==> flow/design.v <==
`timescale 1ns / 1ps
module top_module(
    input  wire        clkr,
    input  wire        rst,
    input  wire        rxr,
    input  wire [4:0]  btnr,
    output wire        spr,
    output wire [7:0]  hr,
    output wire [7:0]  mr,
    output wire [4:0]  date,
    output wire [4:0]  month,
    output wire [7:0]  year,
    output wire [6:0]  seg,
    output wire [3:0]  an,
    output wire        dp
);
    reg [4:0] btnr_prev;
    reg [4:0] btnr_sync;
    wire btn_time_edge;
    wire btn_date_edge;
    wire btn_stopwatch;
    wire btn_sw_reset;       
    wire btn_sw_startstop;   
    always @(posedge clkr) begin
        if (rst) begin
            btnr_sync <= 5'b0;
            btnr_prev <= 5'b0;
        end else begin
            btnr_sync <= btnr;
            btnr_prev <= btnr_sync;
        end
    end
    assign btn_time_edge = btnr_sync[0] && !btnr_prev[0];
    assign btn_date_edge = btnr_sync[1] && !btnr_prev[1];
    assign btn_stopwatch = btnr_sync[2];   
    assign btn_sw_reset = btnr_sync[3] && !btnr_prev[3];      
    assign btn_sw_startstop = btnr_sync[4] && !btnr_prev[4];  
    reg tx_start;
    reg [7:0] tx_data;
    wire tx_busy;
    wire tx_out;
    uart_tx #(
        .BAUD_RATE(9600),
        .CLOCK_FREQ(153_600)
    ) uart_tx_inst (
        .clk(clkr),
        .rst(rst),
        .tx_start(tx_start),
        .tx_data(tx_data),
        .tx(tx_out),
        .tx_busy(tx_busy)
    );
    assign spr = tx_out;
    reg [1:0] tx_state;
    localparam TX_IDLE = 0, TX_WAIT_BUSY = 1, TX_WAIT_DONE = 2;
    always @(posedge clkr) begin
        if (rst) begin
            tx_state <= TX_IDLE;
            tx_start <= 0;
        end else
        case(tx_state)
            TX_IDLE: begin
                tx_start <= 0;
                if (btn_time_edge) begin
                    tx_data <= 8'd0;
                    tx_start <= 1;
                    tx_state <= TX_WAIT_BUSY;
                end
                else if (btn_date_edge) begin
                    tx_data <= 8'd1;
                    tx_start <= 1;
                    tx_state <= TX_WAIT_BUSY;
                end
            end
            TX_WAIT_BUSY: begin
                tx_start <= 0;
                if (tx_busy) begin
                    tx_state <= TX_WAIT_DONE;
                end
            end
            TX_WAIT_DONE: begin
                if (!tx_busy) begin
                    tx_state <= TX_IDLE;
                end
            end
            default: tx_state <= TX_IDLE;
        endcase
    end
    wire rx_ready;
    wire [7:0] rx_data;
    uart_rx #(
        .BAUD_RATE(9600),
        .CLOCK_FREQ(153_600)
    ) uart_rx_inst (
        .clk(clkr),
        .rst(rst),
        .rx(rxr),
        .rx_ready(rx_ready),
        .rx_data(rx_data)
    );
    reg [2:0] rx_state;
    reg [1:0] byte_count;
    localparam RX_IDLE = 0, RX_TIME = 1, RX_DATE = 2;
    reg [7:0] hr_reg, mr_reg, sec_reg;
    reg [4:0] date_reg, month_reg;
    reg [7:0] year_reg;
    assign hr = hr_reg;
    assign mr = mr_reg;
    assign date = date_reg;
    assign month = month_reg;
    assign year = year_reg;
    reg [9:0] clk_1hz_counter;
    reg clk_1hz_pulse;
    always @(posedge clkr) begin
        if (rst) begin
            clk_1hz_counter <= 0;
            clk_1hz_pulse <= 0;
        end else if (clk_1hz_counter == 1_000 - 1) begin
            clk_1hz_counter <= 0;
            clk_1hz_pulse <= 1;
        end else begin
            clk_1hz_counter <= clk_1hz_counter + 1;
            clk_1hz_pulse <= 0;
        end
    end
    always @(posedge clkr) begin
        if (rst) begin
            rx_state <= RX_IDLE;
            byte_count <= 0;
            hr_reg <= 0;
            mr_reg <= 0;
            sec_reg <= 0;
            date_reg <= 0;
            month_reg <= 0;
            year_reg <= 0;
        end else
        case(rx_state)
            RX_IDLE: begin
                byte_count <= 0;
                if (btn_time_edge) begin
                    rx_state <= RX_TIME;
                end
                else if (btn_date_edge) begin
                    rx_state <= RX_DATE;
                end
                else if (clk_1hz_pulse) begin
                    if (sec_reg == 59) begin
                        sec_reg <= 0;
                        if (mr_reg == 59) begin
                            mr_reg <= 0;
                            if (hr_reg == 23) begin
                                hr_reg <= 0;
                            end else begin
                                hr_reg <= hr_reg + 1;
                            end
                        end else begin
                            mr_reg <= mr_reg + 1;
                        end
                    end else begin
                        sec_reg <= sec_reg + 1;
                    end
                end
            end
            RX_TIME: begin
                if (rx_ready) begin
                    case(byte_count)
                        2'd0: hr_reg <= rx_data;
                        2'd1: mr_reg <= rx_data;
                        2'd2: sec_reg <= rx_data;
                    endcase
                    if (byte_count == 2'd2) begin
                        rx_state <= RX_IDLE;
                    end else begin
                        byte_count <= byte_count + 1;
                    end
                end
            end
            RX_DATE: begin
                if (rx_ready) begin
                    case(byte_count)
                        2'd0: date_reg <= rx_data[4:0];
                        2'd1: month_reg <= rx_data[4:0];
                        2'd2: year_reg <= rx_data;
                    endcase
                    if (byte_count == 2'd2) begin
                        rx_state <= RX_IDLE;
                    end else begin
                        byte_count <= byte_count + 1;
                    end
                end
            end
            default: rx_state <= RX_IDLE;
        endcase
    end
    wire [6:0] seg_sw;
    wire [3:0] an_sw;
    wire dp_sw;
    stopwatch_simple sw_inst (
        .CLK100MHZ(clkr),
        .rst(rst),
        .btn_reset(btn_sw_reset),
        .btn_startstop(btn_sw_startstop),
        .seg(seg_sw),
        .an(an_sw),
        .dp(dp_sw)
    );
    wire [6:0] seg_time;
    wire [3:0] an_time;
    wire dp_time;
    reg display_mode;
    always @(posedge clkr) begin
        if (rst) begin
            display_mode <= 0;
        end else if (btn_time_edge) begin
            display_mode <= 0;   
        end else if (btn_date_edge) begin
            display_mode <= 1;   
        end
    end
    seven_seg_display display_inst (
        .clk(clkr),
        .rst(rst),
        .hr(hr_reg),
        .mr(mr_reg),
        .date(date_reg),
        .month(month_reg),
        .mode(display_mode),
        .seg(seg_time),
        .an(an_time),
        .dp(dp_time)
    );
    assign seg = btn_stopwatch ? seg_sw : seg_time;
    assign an = btn_stopwatch ? an_sw : an_time;
    assign dp = btn_stopwatch ? dp_sw : dp_time;
endmodule
module seven_seg_display(
    input wire clk,
    input wire rst,
    input wire [7:0] hr,
    input wire [7:0] mr,
    input wire [4:0] date,
    input wire [4:0] month,
    input wire mode,   
    output reg [6:0] seg,
    output reg [3:0] an,
    output wire dp
);
    assign dp = 1'b1;   
    wire [3:0] hr_tens = hr / 10;
    wire [3:0] hr_ones = hr % 10;
    wire [3:0] mr_tens = mr / 10;
    wire [3:0] mr_ones = mr % 10;
    wire [3:0] date_tens = date / 10;
    wire [3:0] date_ones = date % 10;
    wire [3:0] month_tens = month / 10;
    wire [3:0] month_ones = month % 10;
    reg [1:0] digit_select;
    reg [5:0] refresh_counter;
    always @(posedge clk) begin
        if (rst) begin
            refresh_counter <= 0;
            digit_select <= 0;
        end else begin
        refresh_counter <= refresh_counter + 1;
        if (refresh_counter == 50) begin
            refresh_counter <= 0;
            digit_select <= digit_select + 1;
        end
        end
    end
    reg [3:0] bcd_digit;
    always @(*) begin
        if (mode == 0) begin
            case(digit_select)
                2'b00: begin an = 4'b1110; bcd_digit = mr_ones; end
                2'b01: begin an = 4'b1101; bcd_digit = mr_tens; end
                2'b10: begin an = 4'b1011; bcd_digit = hr_ones; end
                2'b11: begin an = 4'b0111; bcd_digit = hr_tens; end
            endcase
        end else begin
            case(digit_select)
                2'b00: begin an = 4'b1110; bcd_digit = month_ones; end
                2'b01: begin an = 4'b1101; bcd_digit = month_tens; end
                2'b10: begin an = 4'b1011; bcd_digit = date_ones; end
                2'b11: begin an = 4'b0111; bcd_digit = date_tens; end
            endcase
        end
    end
    always @(*) begin
        case(bcd_digit)
            4'd0: seg = 7'b1000000;
            4'd1: seg = 7'b1111001;
            4'd2: seg = 7'b0100100;
            4'd3: seg = 7'b0110000;
            4'd4: seg = 7'b0011001;
            4'd5: seg = 7'b0010010;
            4'd6: seg = 7'b0000010;
            4'd7: seg = 7'b1111000;
            4'd8: seg = 7'b0000000;
            4'd9: seg = 7'b0010000;
            default: seg = 7'b1111111;
        endcase
    end
endmodule
module uart_tx #(
    parameter BAUD_RATE = 9600,
    parameter CLOCK_FREQ = 100_000_000
)(
    input wire clk,
    input wire rst,
    input wire tx_start,
    input wire [7:0] tx_data,
    output reg tx,
    output reg tx_busy
);
    localparam integer CLK_PER_BIT = CLOCK_FREQ / BAUD_RATE;
    reg [3:0] clk_count;
    reg [3:0] bit_index;
    reg [7:0] tx_data_reg;
    reg [2:0] state;
    localparam IDLE = 3'd0;
    localparam START_BIT = 3'd1;
    localparam DATA_BITS = 3'd2;
    localparam STOP_BIT = 3'd3;
    always @(posedge clk) begin
        if (rst) begin
            tx <= 1'b1;
            tx_busy <= 1'b0;
            state <= IDLE;
            clk_count <= 0;
            bit_index <= 0;
        end else
        case(state)
            IDLE: begin
                tx <= 1'b1;
                clk_count <= 0;
                bit_index <= 0;
                tx_busy <= 1'b0;
                if (tx_start) begin
                    tx_data_reg <= tx_data;
                    tx_busy <= 1'b1;
                    state <= START_BIT;
                end
            end
            START_BIT: begin
                tx <= 1'b0;
                if (clk_count < CLK_PER_BIT - 1) begin
                    clk_count <= clk_count + 1;
                end else begin
                    clk_count <= 0;
                    state <= DATA_BITS;
                end
            end
            DATA_BITS: begin
                tx <= tx_data_reg[bit_index];
                if (clk_count < CLK_PER_BIT - 1) begin
                    clk_count <= clk_count + 1;
                end else begin
                    clk_count <= 0;
                    if (bit_index < 7) begin
                        bit_index <= bit_index + 1;
                    end else begin
                        bit_index <= 0;
                        state <= STOP_BIT;
                    end
                end
            end
            STOP_BIT: begin
                tx <= 1'b1;
                if (clk_count < CLK_PER_BIT - 1) begin
                    clk_count <= clk_count + 1;
                end else begin
                    clk_count <= 0;
                    state <= IDLE;
                end
            end
            default: state <= IDLE;
        endcase
    end
endmodule
module uart_rx #(
    parameter BAUD_RATE = 9600,
    parameter CLOCK_FREQ = 100_000_000
)(
    input wire clk,
    input wire rst,
    input wire rx,
    output reg rx_ready,
    output reg [7:0] rx_data
);
    localparam integer CLK_PER_BIT = CLOCK_FREQ / BAUD_RATE;
    reg [3:0] clk_count;
    reg [3:0] bit_index;
    reg [7:0] rx_data_reg;
    reg [2:0] state;
    reg rx_sync, rx_prev;
    localparam IDLE = 3'd0;
    localparam START_BIT = 3'd1;
    localparam DATA_BITS = 3'd2;
    localparam STOP_BIT = 3'd3;
    always @(posedge clk) begin
        if (rst) begin
            rx_sync <= 1'b1;
            rx_prev <= 1'b1;
        end else begin
            rx_sync <= rx;
            rx_prev <= rx_sync;
        end
    end
    always @(posedge clk) begin
        rx_ready <= 1'b0;
        if (rst) begin
            rx_data <= 8'd0;
            state <= IDLE;
            clk_count <= 0;
            bit_index <= 0;
        end else
        case(state)
            IDLE: begin
                clk_count <= 0;
                bit_index <= 0;
                if (rx_prev == 1'b1 && rx_sync == 1'b0) begin
                    state <= START_BIT;
                end
            end
            START_BIT: begin
                if (clk_count < (CLK_PER_BIT / 2) - 1) begin
                    clk_count <= clk_count + 1;
                end else begin
                    clk_count <= 0;
                    if (rx_sync == 1'b0) begin
                        state <= DATA_BITS;
                    end else begin
                        state <= IDLE;
                    end
                end
            end
            DATA_BITS: begin
                if (clk_count < CLK_PER_BIT - 1) begin
                    clk_count <= clk_count + 1;
                end else begin
                    clk_count <= 0;
                    rx_data_reg[bit_index] <= rx_sync;
                    if (bit_index < 7) begin
                        bit_index <= bit_index + 1;
                    end else begin
                        bit_index <= 0;
                        state <= STOP_BIT;
                    end
                end
            end
            STOP_BIT: begin
                if (clk_count < CLK_PER_BIT - 1) begin
                    clk_count <= clk_count + 1;
                end else begin
                    clk_count <= 0;
                    rx_ready <= 1'b1;
                    rx_data <= rx_data_reg;
                    state <= IDLE;
                end
            end
            default: state <= IDLE;
        endcase
    end
endmodule
module stopwatch_simple(
    input  wire CLK100MHZ,
    input  wire rst,
    input  wire btn_reset,       
    input  wire btn_startstop,   
    output reg  [6:0] seg,
    output reg  [3:0] an,
    output wire dp
);
    assign dp = 1'b1;   
    reg running;
    always @(posedge CLK100MHZ) begin
        if (rst || btn_reset) begin
            running <= 0;   
        end else if (btn_startstop) begin
            running <= ~running;   
        end
    end
    reg [6:0] cnt;
    reg tick_10hz;
    always @(posedge CLK100MHZ) begin
        if (rst) begin
            cnt <= 0;
            tick_10hz <= 0;
        end else if (cnt == 100 - 1) begin   
            cnt <= 0;
            tick_10hz <= 1;
        end else begin
            cnt <= cnt + 1;
            tick_10hz <= 0;
        end
    end
    reg [5:0] seconds;   
    reg [5:0] minutes;   
    reg [3:0] centisec;  
    always @(posedge CLK100MHZ) begin
        if (rst || btn_reset) begin
            seconds <= 0;
            minutes <= 0;
            centisec <= 0;
        end else if (running && tick_10hz) begin
            if (centisec == 9) begin
                centisec <= 0;
                if (seconds == 59) begin
                    seconds <= 0;
                    if (minutes == 59) begin
                        minutes <= 0;
                    end else begin
                        minutes <= minutes + 1;
                    end
                end else begin
                    seconds <= seconds + 1;
                end
            end else begin
                centisec <= centisec + 1;
            end
        end
    end
    wire [3:0] s1 = seconds % 10;
    wire [3:0] s10 = seconds / 10;
    wire [3:0] m1 = minutes % 10;
    wire [3:0] m10 = minutes / 10;
    reg [1:0] sel;
    reg [5:0] refresh_cnt;
    always @(posedge CLK100MHZ) begin
        if (rst) begin
            refresh_cnt <= 0;
            sel <= 0;
        end else begin
        refresh_cnt <= refresh_cnt + 1;
        if (refresh_cnt == 50) begin
            refresh_cnt <= 0;
            sel <= sel + 1;
        end
        end
    end
    reg [3:0] digit;
    always @(*) begin
        case(sel)
            2'b00: begin an = 4'b1110; digit = s1; end    
            2'b01: begin an = 4'b1101; digit = s10; end   
            2'b10: begin an = 4'b1011; digit = m1; end    
            2'b11: begin an = 4'b0111; digit = m10; end   
        endcase
    end
    always @(*) begin
        case(digit)
            4'd0: seg = 7'b1000000;
            4'd1: seg = 7'b1111001;
            4'd2: seg = 7'b0100100;
            4'd3: seg = 7'b0110000;
            4'd4: seg = 7'b0011001;
            4'd5: seg = 7'b0010010;
            4'd6: seg = 7'b0000010;
            4'd7: seg = 7'b1111000;
            4'd8: seg = 7'b0000000;
            4'd9: seg = 7'b0010000;
            default: seg = 7'b1111111;
        endcase
    end
endmodule
# Step by step through the tools: top_module
# Each step is given for the RTL above and for the edited RTL.
# "before" refers to lines of the RTL above, "after" to lines of the edited file.
# "diff" is "after" less "before", of the values as shown.
# Operators: Yosys type, input widths -> output width; for muxes data width and select width s.
# Cell names lack the library's common part.
# Not given: -
# inputs
top,top_module
clock,clkr
cell_library,sky130hd
lib_corner,tt_025C_1v80

# Edit of the RTL
# The edit as a unified diff against the file above.
# This change comes from a script, not from a designer. The edited design behaves differently; no optimisation was intended.
# begin of diff
@@ -247,5 +247,6 @@
 );
     assign dp = 1'b1;   
-    wire [3:0] hr_tens = hr / 10;
+    reg [3:0] hr_tens;
+    always @(posedge clk) hr_tens <= hr / 10;
     wire [3:0] hr_ones = hr % 10;
     wire [3:0] mr_tens = mr / 10;
# end of diff

# After elaboration
# Yosys after proc, flatten, opt, wreduce and memory -nomap, before mapping. Memory bits, and registers merged into a memory's read port (data or address), are not among the register bits. Print and check cells are not counted. Equal cells are merged and count once.
# Yosys's memory passes give these memory sizes; they may raise the number of words (mostly to a power of two), join words into wider ones and drop unused or constant bits.
# classes
item,before,after,diff
add_sub_neg,18,18,0
n_div,12,12,0
cmp,5,5,0
equal,54,54,0
shifts,3,3,0
muxes,81,81,0
bitwise,8,8,0
n_reduce_logical,56,56,0
# op_table
cell,before,after,diff
$mux 8,21,21,0
$ne 2x2->1 const B,19,19,0
$mux 3,14,14,0
$mux 4,10,10,0
$reduce_and 3->1,10,10,0
$reduce_or 2->1,9,9,0
$mux 1,7,7,0
$mux 2,7,7,0
$eq 2x2->1 const B,6,6,0
$logic_and 1x1->1,6,6,0
$add 4x1->4 const B,5,5,0
$eq 3x2->1 const B,5,5,0
$ne 2x1->1 const B,5,5,0
$not 1->1,5,5,0
$pmux 4 s4,5,5,0
$reduce_bool 2->1,5,5,0
$add 6x1->6 const B,4,4,0
$eq 2x1->1 const B,4,4,0
$eq 6x6->1 const B,4,4,0
$logic_not 1->1,4,4,0
$logic_not 2->1,4,4,0
$reduce_and 2->1,4,4,0
$add 2x1->2 const B,3,3,0
$add 8x1->8 const B,3,3,0
$eq 3x1->1 const B,3,3,0
$logic_not 3->1,3,3,0
$lt 4x3->1 const B,3,3,0
$pmux 4 s2,3,3,0
# The list need not be complete.
# bits
item,before,after,diff
ff_bits,158,162,4
rom_bits,224,224,0
memories,2,2,0
input_bits,8,8,0
out_inout_bits,47,47,0
word_cells,279,280,1
# memory_table
item,before,after
memory_list,16x7 r1 w0; 16x7 r1 w0,16x7 r1 w0; 16x7 r1 w0

# Depth
# Depth = most cells in a row (Yosys ltp): at word level without a register or memory, in the mapped netlist without a sequential cell, where the memories' decode and read muxes count.
# depth
item,before,after,diff
word_depth,8,8,0
abc_area,0,0,-
mapped_depth,24,25,1

# Synthesis result
# Yosys stat after the flow's synthesis: flattened, memories mapped to cells. It holds for the ABC_AREA given above (unset counts as 0); a run with the other value may have another netlist.
# types
cell_type,before,after,diff
nand2_1,106,130,24
clkbuf_1,31,53,22
mux2i_1,70,59,-11
nand3_1,45,56,11
inv_1,43,54,11
a211oi_1,20,10,-10
o21ai_0,71,80,9
mux2_2,20,12,-8
nor2b_1,24,31,7
nor4_1,10,3,-7
and2_1,4,10,6
a22oi_1,21,26,5
nand2b_1,18,23,5
o221ai_1,6,1,-5
dfxtp_1,150,154,4
ha_1,55,59,4
nor3_1,27,31,4
a21o_1,7,11,4
# The list need not be complete.
# mapped
item,before,after,diff
cells,1255,1340,85
synth_area_um2,10269.8,10642.7,372.9
sequential_area_um2,3303.2,3383.2,80.0
ffs,160,164,4
buffers,57,70,13
# By module: a second synthesis without flattening, with its own total; a netlist apart from the flattened one above.
# hier_totals
item,before,after,diff
cells_unflattened,1270,1378,108
area_unflattened_um2,10978.0,11581.1,603.1
# Each row is one instance without its submodules.
# modules_before
module,n_inst,n_cells,mod_area_um2
top_module,1,390,3498.4
stopwatch_simple,1,331,2720.1
seven_seg_display,1,322,2361.0
uart_rx,1,139,1451.4
uart_tx,1,88,947.2
# modules_after
module,n_inst,n_cells,mod_area_um2
top_module,1,392,3432.0
seven_seg_display,1,414,2924.1
stopwatch_simple,1,345,2826.5
uart_rx,1,139,1451.4
uart_tx,1,88,947.2

# Path before layout
# OpenSTA on the mapped netlist: ideal clock, no wires. The path of least setup slack (recovery checks aside). Input and output delay are each 20% of the period. Register names are those of the netlist, which keeps one name where synthesis merged equal registers.
# synth_path
item,before,after,diff
kind,register -> output,register -> output,-
startpoint,register display_mode,register display_mode,-
endpoint,output seg[1],output seg[4],-
period_ps,10000,10000,0
t_first_pin_ps,0,0,0
arrival_ps,5088,5317,229
required_time_ps,8000,8000,0
path_slack_ps,2912,2683,-229
path_delay_ps,5088,5317,229
path_stages,23,25,2
period_less_setup_slack_ps,7088,7317,229
# "path_delay_ps" = arrival - input delay + setup time.
# At an output port there is no setup time.
# "path_stages": output pins that drive a net of the path, with the launching flip-flop's if there is one; two outputs of one cell count as two.
# "period_less_setup_slack_ps" is the clock period less the worst setup slack; recovery checks do not enter. This is arithmetic on one report: input and output delays are still those of the set period (20% each).
# Between the ends stands the longest chain of elaborated cells between them, by number of cells; it is not shown to be the way that was timed. Of several equally long chains one is given.
# A line is the first line of the expression or statement that the cell stems from. Yosys adds cells for indexed reads and writes and turns some case tables into memories.
# The chain passes a memory read, where the word-level depth is cut; so it can be longer than that depth.
# A register here has more assigning lines than the two given.
# synth_between_before
cell_sequence,dfxtp_1 buf_6 buf_6 clkbuf_1 buf_1 or2_2 ha_1 o21bai_2 ha_1 nor3_2 a31oi_4 a32o_1 a211oi_1 nor2_2 o311a_1 o21ai_0 nand2_1 nor2_1 xnor2_1 mux2_2 ha_1 nand2b_1 a221oi_1
elab_chain_cells,3
cells_between,3
cone_lines,3
classes_between,mux (2); memory (1)
# synth_rtl_before
item,line,text
"start, declared",210,reg display_mode;
"start, assigned",213,display_mode <= 0;
"start, assigned",215,display_mode <= 0;
$mux 4,273,if (mode == 0) begin
$mem_v2 16x7,290,case(bcd_digit)
$mux 7,232,assign seg = btn_stopwatch ? seg_sw : seg_time;
"end, declared",13,"output wire [6:0]  seg,"
# synth_between_after
cell_sequence,dfxtp_1 buf_2 buf_4 clkbuf_1 clkbuf_1 buf_1 nor2_1 ha_1 nand2b_1 ha_1 nor2b_1 a311o_1 and2_4 buf_6 or3_4 o211ai_1 mux2i_1 a22oi_4 or2_2 a211oi_4 inv_1 ha_1 nor4b_2 a31o_1 o31ai_2
elab_chain_cells,3
cells_between,3
cone_lines,3
classes_between,mux (2); memory (1)
# synth_rtl_after
item,line,text
"start, declared",210,reg display_mode;
"start, assigned",213,display_mode <= 0;
"start, assigned",215,display_mode <= 0;
$mux 4,274,if (mode == 0) begin
$mem_v2 16x7,291,case(bcd_digit)
$mux 7,232,assign seg = btn_stopwatch ? seg_sw : seg_time;
"end, declared",13,"output wire [6:0]  seg,"

# Timing after layout
# From the final timing report of the runs of set A: the path of least setup slack in the routed layout; clock arrival at registers is part of the times.
# The report prints the path's times to 10 ps; the period is as set.
# layout_path
item,before,after,diff
kind,register -> output,register -> output,-
startpoint,register display_inst.digit_select[0],register display_inst.digit_select[0],-
endpoint,output seg[1],output seg[4],-
period_ps,10000,10000,0
t_first_pin_ps,410,430,20
arrival_ps,6680,6380,-300
required_time_ps,8000,8000,0
path_slack_ps,1320,1620,300
path_stages,23,23,0
# Between the ends stands the longest chain of elaborated cells between them, by number of cells; it is not shown to be the way that was timed. Of several equally long chains one is given.
# The chain passes a memory read, where the word-level depth is cut; so it can be longer than that depth.
# layout_between_before
cell_sequence,dfxtp_1 inv_1 ha_1 mux2i_1 or2_2 ha_1 o21bai_2 ha_1 nor3_2 a31oi_4 a32o_1 a211oi_1 nor2_2 o311a_1 o21ai_0 nand2_1 nor2_1 xnor2_1 mux2_2 ha_1 nand2b_1 a221oi_1 clkdlybuf4s50_1
elab_chain_cells,5
cells_between,9
classes_between,eq/ne (3); mux (4); reduce/logical (1); memory (1)
# layout_rtl_before
item,line,text
"start, declared",257,reg [1:0] digit_select;
"start, assigned",262,digit_select <= 0;
"start, assigned",267,digit_select <= digit_select + 1;
$eq 2x2->1,274,case(digit_select)
$pmux 4 s4,274,
$mux 4,273,if (mode == 0) begin
$mem_v2 16x7,290,case(bcd_digit)
$mux 7,232,assign seg = btn_stopwatch ? seg_sw : seg_time;
"end, declared",13,"output wire [6:0]  seg,"
# layout_between_after
cell_sequence,dfxtp_1 inv_1 ha_1 mux2i_1 nor2_1 ha_1 nand2b_1 ha_1 nor2b_1 a311o_1 and2_4 or3_4 o211ai_1 mux2i_1 a22oi_4 or2_2 a211oi_4 inv_1 ha_1 nor4b_2 a31o_1 o31ai_2 clkdlybuf4s50_1
elab_chain_cells,5
cells_between,9
classes_between,eq/ne (3); mux (4); reduce/logical (1); memory (1)
# layout_rtl_after
item,line,text
"start, declared",258,reg [1:0] digit_select;
"start, assigned",263,digit_select <= 0;
"start, assigned",268,digit_select <= digit_select + 1;
$eq 2x2->1,275,case(digit_select)
$pmux 4 s4,275,
$mux 4,274,if (mode == 0) begin
$mem_v2 16x7,291,case(bcd_digit)
$mux 7,232,assign seg = btn_stopwatch ? seg_sw : seg_time;
"end, declared",13,"output wire [6:0]  seg,"

# Flow runs
# Runs of the flow (Yosys, OpenROAD) on both versions; the two runs of a pair have the same settings. The constraints put input and output delay at 20% of the set period each and load the outputs with 0.01 pF.
# settings_set_A
CORE_UTILIZATION,40
period_ns,10.0
CAP_MARGIN,20
CORE_MARGIN,2
SLEW_MARGIN,20
# measured_set_A
item,before,after,diff
post_synth_area_um2,10269.8,10642.7,372.9
die_footprint_um2,26973.1,27927.4,954.3
final_stdcell_area_um2,11542.3,11923.9,381.6
final_util_frac,0.458,0.458,0.000
fin_ws_ps,1321,1617,296
fin_tns_ps,0,0,0
worst_hold_slack_ps,427,449,22
totalPower_w,0.001406,0.001447,0.000041
period_less_ws_ps,8679,8383,-296
# settings_set_B
ABC_AREA,1
CORE_ASPECT_RATIO,0.74
CORE_UTILIZATION,44
CTS_CLUSTER_DIAMETER,227
MAX_ROUTING_LAYER,met4
PLACE_DENSITY_LB_ADDON,0.01
TNS_END_PERCENT,80
period_ns,6.15
CAP_MARGIN,20
CORE_MARGIN,2
SLEW_MARGIN,20
# measured_set_B
item,before,after,diff
post_synth_area_um2,9938.3,10347.4,409.1
die_footprint_um2,23819.4,24774.1,954.7
final_stdcell_area_um2,11991.5,12274.3,282.8
final_util_frac,0.538,0.529,-0.009
fin_ws_ps,254,79,-175
fin_tns_ps,0,0,0
worst_hold_slack_ps,427,429,2
totalPower_w,0.003142,0.002443,-0.000699
period_less_ws_ps,5896,6071,175
# "period_less_ws_ps": clock period set for the run, less the worst setup slack. It is reckoned from that one timing run; input and output delays stay at 20% of the period that was set.
# "totalPower_w" is the tool's figure for a default switching activity; nothing was simulated.
